==> flow/design.v <==
`timescale 1ns / 1ps
module microprocessor(
  input             clk,
  input             sys_rst,
  input      [15:0] din,
  output     [15:0] dout,
  output     [15:0] imem_addr,
  input      [31:0] imem_data,
  output     [15:0] dmem_addr,
  output            dmem_we,
  input      [15:0] dmem_rdata,
  output            halted
);
reg [31:0] IR;             
reg [15:0] GPR [31:0];     
reg [15:0] SGPR;           
reg [15:0] PC;
reg sign, zero, overflow, carry;
reg jmp_flag;
reg stop;
localparam [2:0] idle            = 3'd0;   
localparam [2:0] fetch_inst      = 3'd1;   
localparam [2:0] dec_exec_inst   = 3'd2;   
localparam [2:0] next_inst       = 3'd3;   
localparam [2:0] sense_halt      = 3'd4;   
reg [2:0] state, next_state;
wire [15:0] src1 = GPR[IR[21:17]];
wire [15:0] src2 = IR[16] ? IR[15:0] : GPR[IR[15:11]];
wire [15:0] rdv  = GPR[IR[26:22]];
wire [16:0] sum     = {1'b0, src1} + {1'b0, src2};
wire [15:0] diff    = src1 - src2;
wire [31:0] mul_res = src1 * src2;
wire [15:0] quot    = (src2 == 16'd0) ? 16'hFFFF : (src1 / src2);
reg        wr_en;
reg [15:0] wr_val;
reg        jmp_n;
reg        stop_n;
always @(*) begin
  wr_en  = 1'b1;
  wr_val = rdv;
  jmp_n  = 1'b0;
  stop_n = 1'b0;
  case (IR[31:27])
    5'b00000 : wr_val = SGPR;
    5'b00001     : wr_val = IR[16] ? IR[15:0] : src1;
    5'b00010     : wr_val = sum[15:0];
    5'b00011     : wr_val = diff;
    5'b00100     : wr_val = mul_res[15:0];
    5'b00101     : wr_val = quot;
    5'b00110     : wr_val = src1 | src2;
    5'b00111    : wr_val = src1 & src2;
    5'b01000    : wr_val = src1 ^ src2;
    5'b01001   : wr_val = src1 ~^ src2;
    5'b01010   : wr_val = ~(src1 & src2);
    5'b01011    : wr_val = ~(src1 | src2);
    5'b01100    : wr_val = IR[16] ? ~IR[15:0] : ~src1;
    5'b01111 : wr_val = dmem_rdata;
    default  : wr_en = 1'b0;
  endcase
  case (IR[31:27])
    5'b10000        : jmp_n = 1'b1;
    5'b10001      : jmp_n = carry;
    5'b10011       : jmp_n = sign;
    5'b10101       : jmp_n = zero;
    5'b10111   : jmp_n = overflow;
    5'b10010    : jmp_n = ~carry;
    5'b10100     : jmp_n = ~sign;
    5'b10110     : jmp_n = ~zero;
    5'b11000 : jmp_n = ~overflow;
    5'b11001        : stop_n = 1'b1;
    default      : ;
  endcase
end
wire [15:0] rd_new = wr_en ? wr_val : rdv;
wire sign_n  = (IR[31:27] == 5'b00100) ? mul_res[31] : rd_new[15];
wire zero_n  = (IR[31:27] == 5'b00100) ? ~(|mul_res) : ~(|rd_new);
wire carry_n = (IR[31:27] == 5'b00010) ? sum[16] : 1'b0;
wire ovf_n   = (IR[31:27] == 5'b00010) ? ((~src1[15] & ~src2[15] & rd_new[15]) | (src1[15] & src2[15] & ~rd_new[15])) :
               (IR[31:27] == 5'b00011) ? ((~src1[15] & src2[15] & rd_new[15]) | (src1[15] & ~src2[15] & ~rd_new[15])) :
               1'b0;
always @(posedge clk) begin
  if (sys_rst)
    state <= idle;
  else
    state <= next_state;
end
always @(*) begin
  case (state)
    idle            : next_state = fetch_inst;
    fetch_inst      : next_state = dec_exec_inst;
    dec_exec_inst   : next_state = next_inst;
    next_inst       : next_state = sense_halt;
    sense_halt      : next_state = stop ? sense_halt : fetch_inst;
    default         : next_state = idle;
  endcase
end
always @(posedge clk) begin
  if (sys_rst) begin
    sign     <= 1'b0;
    zero     <= 1'b0;
    overflow <= 1'b0;
    carry    <= 1'b0;
    jmp_flag <= 1'b0;
    stop     <= 1'b0;
  end else begin
    case (state)
      idle: begin
        IR <= 32'h0;
        PC <= 16'd0;
      end
      fetch_inst: begin
        IR <= imem_data;
      end
      dec_exec_inst: begin
        if (wr_en)
          GPR[IR[26:22]] <= wr_val;
        if (IR[31:27] == 5'b00100)
          SGPR <= mul_res[31:16];
        sign     <= sign_n;
        zero     <= zero_n;
        carry    <= carry_n;
        overflow <= ovf_n;
        jmp_flag <= jmp_n;
        stop     <= stop_n;
      end
      next_inst: begin
        PC <= jmp_flag ? IR[15:0] : PC + 16'd1;
      end
      default: ;
    endcase
  end
end
assign imem_addr = PC;
assign dmem_addr = IR[15:0];
assign dmem_we   = (state == dec_exec_inst) && ((IR[31:27] == 5'b01101) || (IR[31:27] == 5'b01110));
assign dout      = (IR[31:27] == 5'b01110) ? din : src1;
assign halted    = stop;
endmodule
Reports on microprocessor. Each step is given for the RTL above and for the edited RTL. Lines under "original" count in the file above, lines under "edited" in the edited file. "difference" is "edited" less "original", of the values as shown; "rel. change" is that difference over "original", in percent. Operators: Yosys type, input widths -> output width; for muxes data width and select width s. Library cell names are shortened. Not given: n/a

Top: microprocessor. Clock: clk. Standard-cell library: sky130hd. Library corner: tt_025C_1v80.

Edit of the RTL. The edit as a unified diff against the file above. This change comes from a script, not from a designer; no optimisation was intended.

```diff
@@ -113,5 +113,4 @@
       end
       dec_exec_inst: begin
-        if (wr_en)
           GPR[IR[26:22]] <= wr_val;
         if (IR[31:27] == 5'b00100)
```

Word level. Yosys after proc, flatten, opt, wreduce and memory -nomap, before mapping. Print and check cells are not counted. Equal cells are merged and count once. Yosys's memory passes give these memory sizes; they may raise the number of words (mostly to a power of two), join words into wider ones and drop unused or constant bits.

Storage and ports: register bits (original 73, edited 73, difference 0, rel. change 0.00%); memory bits (writable) (original 512, edited 512, difference 0, rel. change 0.00%); word width x clocked read ports (original 48, edited 48, difference 0, rel. change 0.00%); memories kept (original 1, edited 1, difference 0, rel. change 0.00%); bits of input ports (original 66, edited 66, difference 0, rel. change 0.00%); output and inout port bits (original 50, edited 50, difference 0, rel. change 0.00%).

Operators by class: add/subtract/negate cells (original 3, edited 3, difference 0, rel. change 0.00%); $mul (original 1, edited 1, difference 0, rel. change 0.00%); divide/modulo/power cells (original 1, edited 1, difference 0, rel. change 0.00%); eq/ne operators (original 29, edited 29, difference 0, rel. change 0.00%); multiplexer cells (original 32, edited 29, difference -3, rel. change -9.38%); bitwise gates (word level) (original 28, edited 28, difference 0, rel. change 0.00%); reduce/logical cells (original 13, edited 13, difference 0, rel. change 0.00%).

Memory list: words x width with read and write ports (original GPR 32x16 r3 w1, edited GPR 32x16 r3 w1).

Operator list: $mux 1 (original 10, edited 9, difference -1, rel. change -10.00%); $mux 16 (original 10, edited 9, difference -1, rel. change -10.00%); $mux 5 (original 6, edited 5, difference -1, rel. change -16.67%); $eq 5x5->1 const B (original 10, edited 10, difference 0, rel. change 0.00%); $not 1->1 (original 10, edited 10, difference 0, rel. change 0.00%); $and 1x1->1 (original 8, edited 8, difference 0, rel. change 0.00%); $eq 5x4->1 const B (original 8, edited 8, difference 0, rel. change 0.00%); $eq 5x3->1 const B (original 4, edited 4, difference 0, rel. change 0.00%); $not 16->16 (original 4, edited 4, difference 0, rel. change 0.00%); $eq 3x2->1 const B (original 2, edited 2, difference 0, rel. change 0.00%); $eq 5x2->1 const B (original 2, edited 2, difference 0, rel. change 0.00%); $or 1x1->1 (original 2, edited 2, difference 0, rel. change 0.00%); $reduce_and 2->1 (original 2, edited 2, difference 0, rel. change 0.00%); $reduce_bool 2->1 (original 2, edited 2, difference 0, rel. change 0.00%); $add 16x1->16 const B (original 1, edited 1, difference 0, rel. change 0.00%); $add 16x16->17 (original 1, edited 1, difference 0, rel. change 0.00%); $and 16x16->16 (original 1, edited 1, difference 0, rel. change 0.00%); $div 16x16->16 (original 1, edited 1, difference 0, rel. change 0.00%); $eq 3x1->1 const B (original 1, edited 1, difference 0, rel. change 0.00%); $eq 3x3->1 const B (original 1, edited 1, difference 0, rel. change 0.00%); $eq 5x1->1 const B (original 1, edited 1, difference 0, rel. change 0.00%); $logic_and 1x1->1 (original 1, edited 1, difference 0, rel. change 0.00%); $logic_not 16->1 (original 1, edited 1, difference 0, rel. change 0.00%); $logic_not 3->1 (original 1, edited 1, difference 0, rel. change 0.00%); $logic_not 5->1 (original 1, edited 1, difference 0, rel. change 0.00%); $logic_or 1x1->1 (original 1, edited 1, difference 0, rel. change 0.00%); $mul 16x16->32 (original 1, edited 1, difference 0, rel. change 0.00%); $mux 3 (original 1, edited 1, difference 0, rel. change 0.00%).

The list need not be complete.

Depth. Longest topological path by Yosys (ltp), each cell counted once; first at word level (registers and memories cut), then after technology mapping (sequential cells cut; the memories' decode and read muxes count).

Logic depth: word-level depth (original 10, edited 10, difference 0, rel. change 0.00%); ABC_AREA (original 0, edited 0); gate-level depth with buffers (original 167, edited 173, difference +6, rel. change +3.59%); depth with buffers taken out (original 149, edited 157, difference +8, rel. change +5.37%).

Netlist. Yosys stat after the flow's synthesis: flattened, memories mapped to cells. It holds for the ABC_AREA given above (unset counts as 0); a run with the other value may have another netlist.

Synthesis totals: cell count (original 4449, edited 4399, difference -50, rel. change -1.12%); synthesis area (mm²) (original 0.0507524, edited 0.050347, difference -0.0004054, rel. change -0.80%); sequential area (mm²) (original 0.0178171, edited 0.0178171, difference 0.0000000, rel. change 0.00%); mapped flip-flops (original 602, edited 602, difference 0, rel. change 0.00%).

Cell types: nor2_1 (original 324, edited 358, difference +34, rel. change +10.49%); nand2_1 (original 407, edited 379, difference -28, rel. change -6.88%); mux2i_1 (original 199, edited 180, difference -19, rel. change -9.55%); or2_2 (original 30, edited 15, difference -15, rel. change -50.00%); a21o_1 (original 28, edited 43, difference +15, rel. change +53.57%); inv_1 (original 320, edited 306, difference -14, rel. change -4.38%); clkbuf_1 (original 155, edited 169, difference +14, rel. change +9.03%); or3_1 (original 40, edited 26, difference -14, rel. change -35.00%); mux4_2 (original 347, edited 360, difference +13, rel. change +3.75%); o21a_1 (original 44, edited 57, difference +13, rel. change +29.55%); xor2_1 (original 35, edited 48, difference +13, rel. change +37.14%); a221oi_1 (original 27, edited 15, difference -12, rel. change -44.44%); and3_1 (original 31, edited 20, difference -11, rel. change -35.48%); nand3_1 (original 67, edited 77, difference +10, rel. change +14.93%); a22oi_1 (original 76, edited 85, difference +9, rel. change +11.84%); nor2b_1 (original 36, edited 45, difference +9, rel. change +25.00%); nand4_1 (original 21, edited 30, difference +9, rel. change +42.86%); nand3b_1 (original 18, edited 10, difference -8, rel. change -44.44%).

The list need not be complete.

Worst setup path after synthesis. Path of least setup slack by OpenSTA after synthesis, without wires, with an ideal clock, recovery checks aside; 20% of the period is set as input and as output delay. Where synthesis merged equal registers, the netlist keeps one of their names.

Path after synthesis: path type (original register to register, edited register to register); from (original register (name not given), edited register (name not given)); to (original register zero, edited register zero); period (ps) (original 30000, edited 30000, difference 0, rel. change 0.00%); setup time (ps) (original 127, edited 87, difference -40); data arrival time (ps) (original 32231, edited 31680, difference -551, rel. change -1.71%); data required time (ps) (original 29873, edited 29913, difference +40, rel. change +0.13%); setup slack (ps) (original -2358, edited -1767, difference +591); path delay (ps) (original 32358, edited 31767, difference -591, rel. change -1.83%); stages on the path (original 155, edited 164, difference +9, rel. change +5.81%); synthesis period reached (ps) (original 32358, edited 31767, difference -591, rel. change -1.83%).

"path delay" = arrival - input delay + setup time. "stages on the path": output pins that drive a net of the path, with the launching flip-flop's if there is one; two outputs of one cell count as two. "synthesis period reached" = period - worst setup slack (recovery checks aside). The figure is calculated, with input and output delays left at 20% of the set period.

Between the ends, after synthesis, original:
Path through: dfxtp_1 > buf_4 > buf_6 > buf_6 > buf_6 > buf_2 > buf_2 > buf_2 > mux4_2 > a22oi_1 > nand3_1 > a221oi_1 > clkbuf_1 > ha_1 > a22oi_1 > ha_1 > o21a_1 > nor2_1 > (+119 left out) > o31ai_1 > a21oi_1 > clkbuf_1 > clkbuf_1 > mux2i_1 > ha_1 > a21boi_0 > o21a_1 > o21ai_0 > a21oi_1 > o211a_1 > o21ai_0 > a21oi_1 > o31ai_1 > a31oi_1 > nor4_1 > o21ai_1 > o211ai_1.

Ends and longest elaborated chain, after synthesis, original: to (assign) (RTL line 100) `zero     <= 1'b0;`; to (assign) (RTL line 120) `zero     <= zero_n;`; to (decl) (RTL line 18) `reg sign, zero, overflow, carry;`.

original: Chain of elaborated cells between the ends: none given. Nets of the timed path that keep an RTL name, with a line that drives or declares them; the list need not be complete.

Nets with RTL names, path after synthesis, original: wr_val[0] (RTL line 43) `case (IR[31:27])`.

Between the ends, after synthesis, edited:
Path through: dfxtp_1 > buf_6 > buf_6 > buf_6 > buf_6 > buf_2 > mux4_2 > mux4_2 > mux2_2 > o21ai_0 > clkbuf_1 > ha_1 > and4_1 > a41o_1 > a31oi_1 > a41oi_1 > ha_1 > o21a_1 > (+128 left out) > a31oi_1 > clkbuf_1 > nor2_1 > a21oi_1 > ha_1 > a21boi_0 > o21a_1 > o21ai_0 > a21oi_1 > o211ai_1 > nand2_1 > a21oi_1 > or3_1 > a31oi_1 > o31a_1 > or4_1 > o41a_1 > o31ai_1.

Ends and longest elaborated chain, after synthesis, edited: to (assign) (RTL line 100) `zero     <= 1'b0;`; to (assign) (RTL line 119) `zero     <= zero_n;`; to (decl) (RTL line 18) `reg sign, zero, overflow, carry;`.

edited: Chain of elaborated cells between the ends: none given.

Nets with RTL names, path after synthesis, edited: wr_val[0] (RTL line 43) `case (IR[31:27])`.

Path in the finished layout. Path of least setup slack in the final report of each run of set A (OpenROAD, finished layout, wires in). Where an end is a register, its clock arrival counts in the times. The report prints the path's times to 10 ps; the period is as set.

Path post-layout: path type (original register to register, edited register to register); from (original register (name not given), edited register (name not given)); to (original memory GPR[9][0], edited register zero); period (ps) (original 29400, edited 29400, difference 0, rel. change 0.00%); setup time (ps) (original 240, edited 90, difference -150); data arrival time (ps) (original 29040, edited 29640, difference +600, rel. change +2.07%); data required time (ps) (original 29800, edited 29930, difference +130, rel. change +0.44%); setup slack (ps) (original 750, edited 290, difference -460); stages on the path (original 147, edited 160, difference +13, rel. change +8.84%).

Between the ends, post-layout, original:
Path through: dfxtp_4 > buf_12 > clkbuf_16 > nor2_4 > clkbuf_16 > a22o_1 > a221oi_1 > buf_4 > o21ai_4 > o2111ai_4 > or4_4 > nor3_4 > nand2_1 > a22oi_2 > ha_1 > o21a_1 > nor2_2 > or3_4 > (+111 left out) > a21boi_2 > o31ai_4 > a211oi_2 > o31ai_2 > a21oi_2 > buf_4 > inv_4 > mux2_2 > a41oi_2 > buf_4 > ha_1 > a21o_1 > a21o_1 > a211oi_2 > buf_4 > a31oi_4 > buf_12 > clkbuf_16.

Ends and longest elaborated chain, post-layout, original: to (decl) (RTL line 15) `reg [15:0] GPR [31:0];`.

original: Chain of elaborated cells between the ends: none given. Nets of the timed path that keep an RTL name, with a line that drives or declares them; the list need not be complete.

Nets with RTL names, path post-layout, original: wr_val[0] (RTL line 43) `case (IR[31:27])`.

Between the ends, post-layout, edited:
Path through: dfxtp_4 > buf_12 > buf_16 > buf_12 > and2_1 > buf_12 > a22oi_1 > a21oi_1 > or4_4 > o21a_1 > and4_4 > and4_1 > a31oi_2 > a41oi_2 > ha_1 > o21a_1 > nor2_2 > nor2_2 > (+124 left out) > nand2_1 > nand4_1 > a31oi_4 > buf_4 > buf_4 > mux2_2 > ha_1 > o21ai_0 > a21oi_1 > o211ai_1 > nand2_1 > a21oi_2 > or3_4 > a31oi_4 > o31a_4 > or4_4 > o41a_1 > o31ai_1.

Ends and longest elaborated chain, post-layout, edited: to (assign) (RTL line 100) `zero     <= 1'b0;`; to (assign) (RTL line 119) `zero     <= zero_n;`; to (decl) (RTL line 18) `reg sign, zero, overflow, carry;`.

edited: Chain of elaborated cells between the ends: none given.

Nets with RTL names, path post-layout, edited: wr_val[0] (RTL line 43) `case (IR[31:27])`.

Layout results. Both versions went through the flow (Yosys, OpenROAD) with the same settings in each pair. Constraints: input delay and output delay 20% of the set period each, output load 0.01 pF.

Flow settings, set A:
The entry for CORE_UTILIZATION reads 30. For period_ns the number is 29.4. For CAP_MARGIN the number is 20. Under CORE_MARGIN stands 2. The entry for SLEW_MARGIN reads 20.

Results, set A: chip area in the Yosys report (mm²) (original 0.0507524, edited 0.050347, difference -0.0004054, rel. change -0.80%); area inside the die boundary (mm²) (original 0.172482, edited 0.171115, difference -0.001367, rel. change -0.79%); standard-cell area after layout (mm²) (original 0.062316, edited 0.0633433, difference +0.0010273, rel. change +1.65%); utilization after routing (%) (original 37.2, edited 38.0, difference +0.8); setup slack of the critical path (ps) (original 752, edited 292, difference -460); total negative slack (ps) (original 0, edited 0, difference 0); final worst hold slack (ps) (original 466, edited 460, difference -6); total power of the final layout (W) (original 0.008187, edited 0.007703, difference -0.000484, rel. change -5.91%); clock period achieved (ps) (original 28648, edited 29108, difference +460, rel. change +1.61%).

Flow settings, set B:
For ABC_AREA the number is 1. For CELL_PAD_IN_SITES_DETAIL_PLACEMENT the number is 0. The entry for CORE_UTILIZATION reads 54. CTS_CLUSTER_SIZE: 31. For GPL_TIMING_DRIVEN the number is 1. MAX_ROUTING_LAYER: met5. For period_ns the number is 47.8. For CAP_MARGIN the number is 20. Under CORE_MARGIN stands 2. The entry for SLEW_MARGIN reads 20.

Results, set B: chip area in the Yosys report (mm²) (original 0.0516483, edited 0.0513743, difference -0.0002740, rel. change -0.53%); area inside the die boundary (mm²) (original 0.098135, edited 0.0976219, difference -0.0005131, rel. change -0.52%); standard-cell area after layout (mm²) (original 0.0560037, edited 0.0555195, difference -0.0004842, rel. change -0.86%); utilization after routing (%) (original 59.0, edited 58.7, difference -0.3); setup slack of the critical path (ps) (original 10451, edited 9401, difference -1050); total negative slack (ps) (original 0, edited 0, difference 0); final worst hold slack (ps) (original 470, edited 463, difference -7); total power of the final layout (W) (original 0.004588, edited 0.004519, difference -0.000069, rel. change -1.50%); clock period achieved (ps) (original 37349, edited 38399, difference +1050, rel. change +2.81%).

"clock period achieved" is the run's clock period less its worst setup slack. It is reckoned from that one timing run; input and output delays stay at 20% of the period that was set. "total power of the final layout": no workload was simulated; the value follows from the tool's default switching activity.
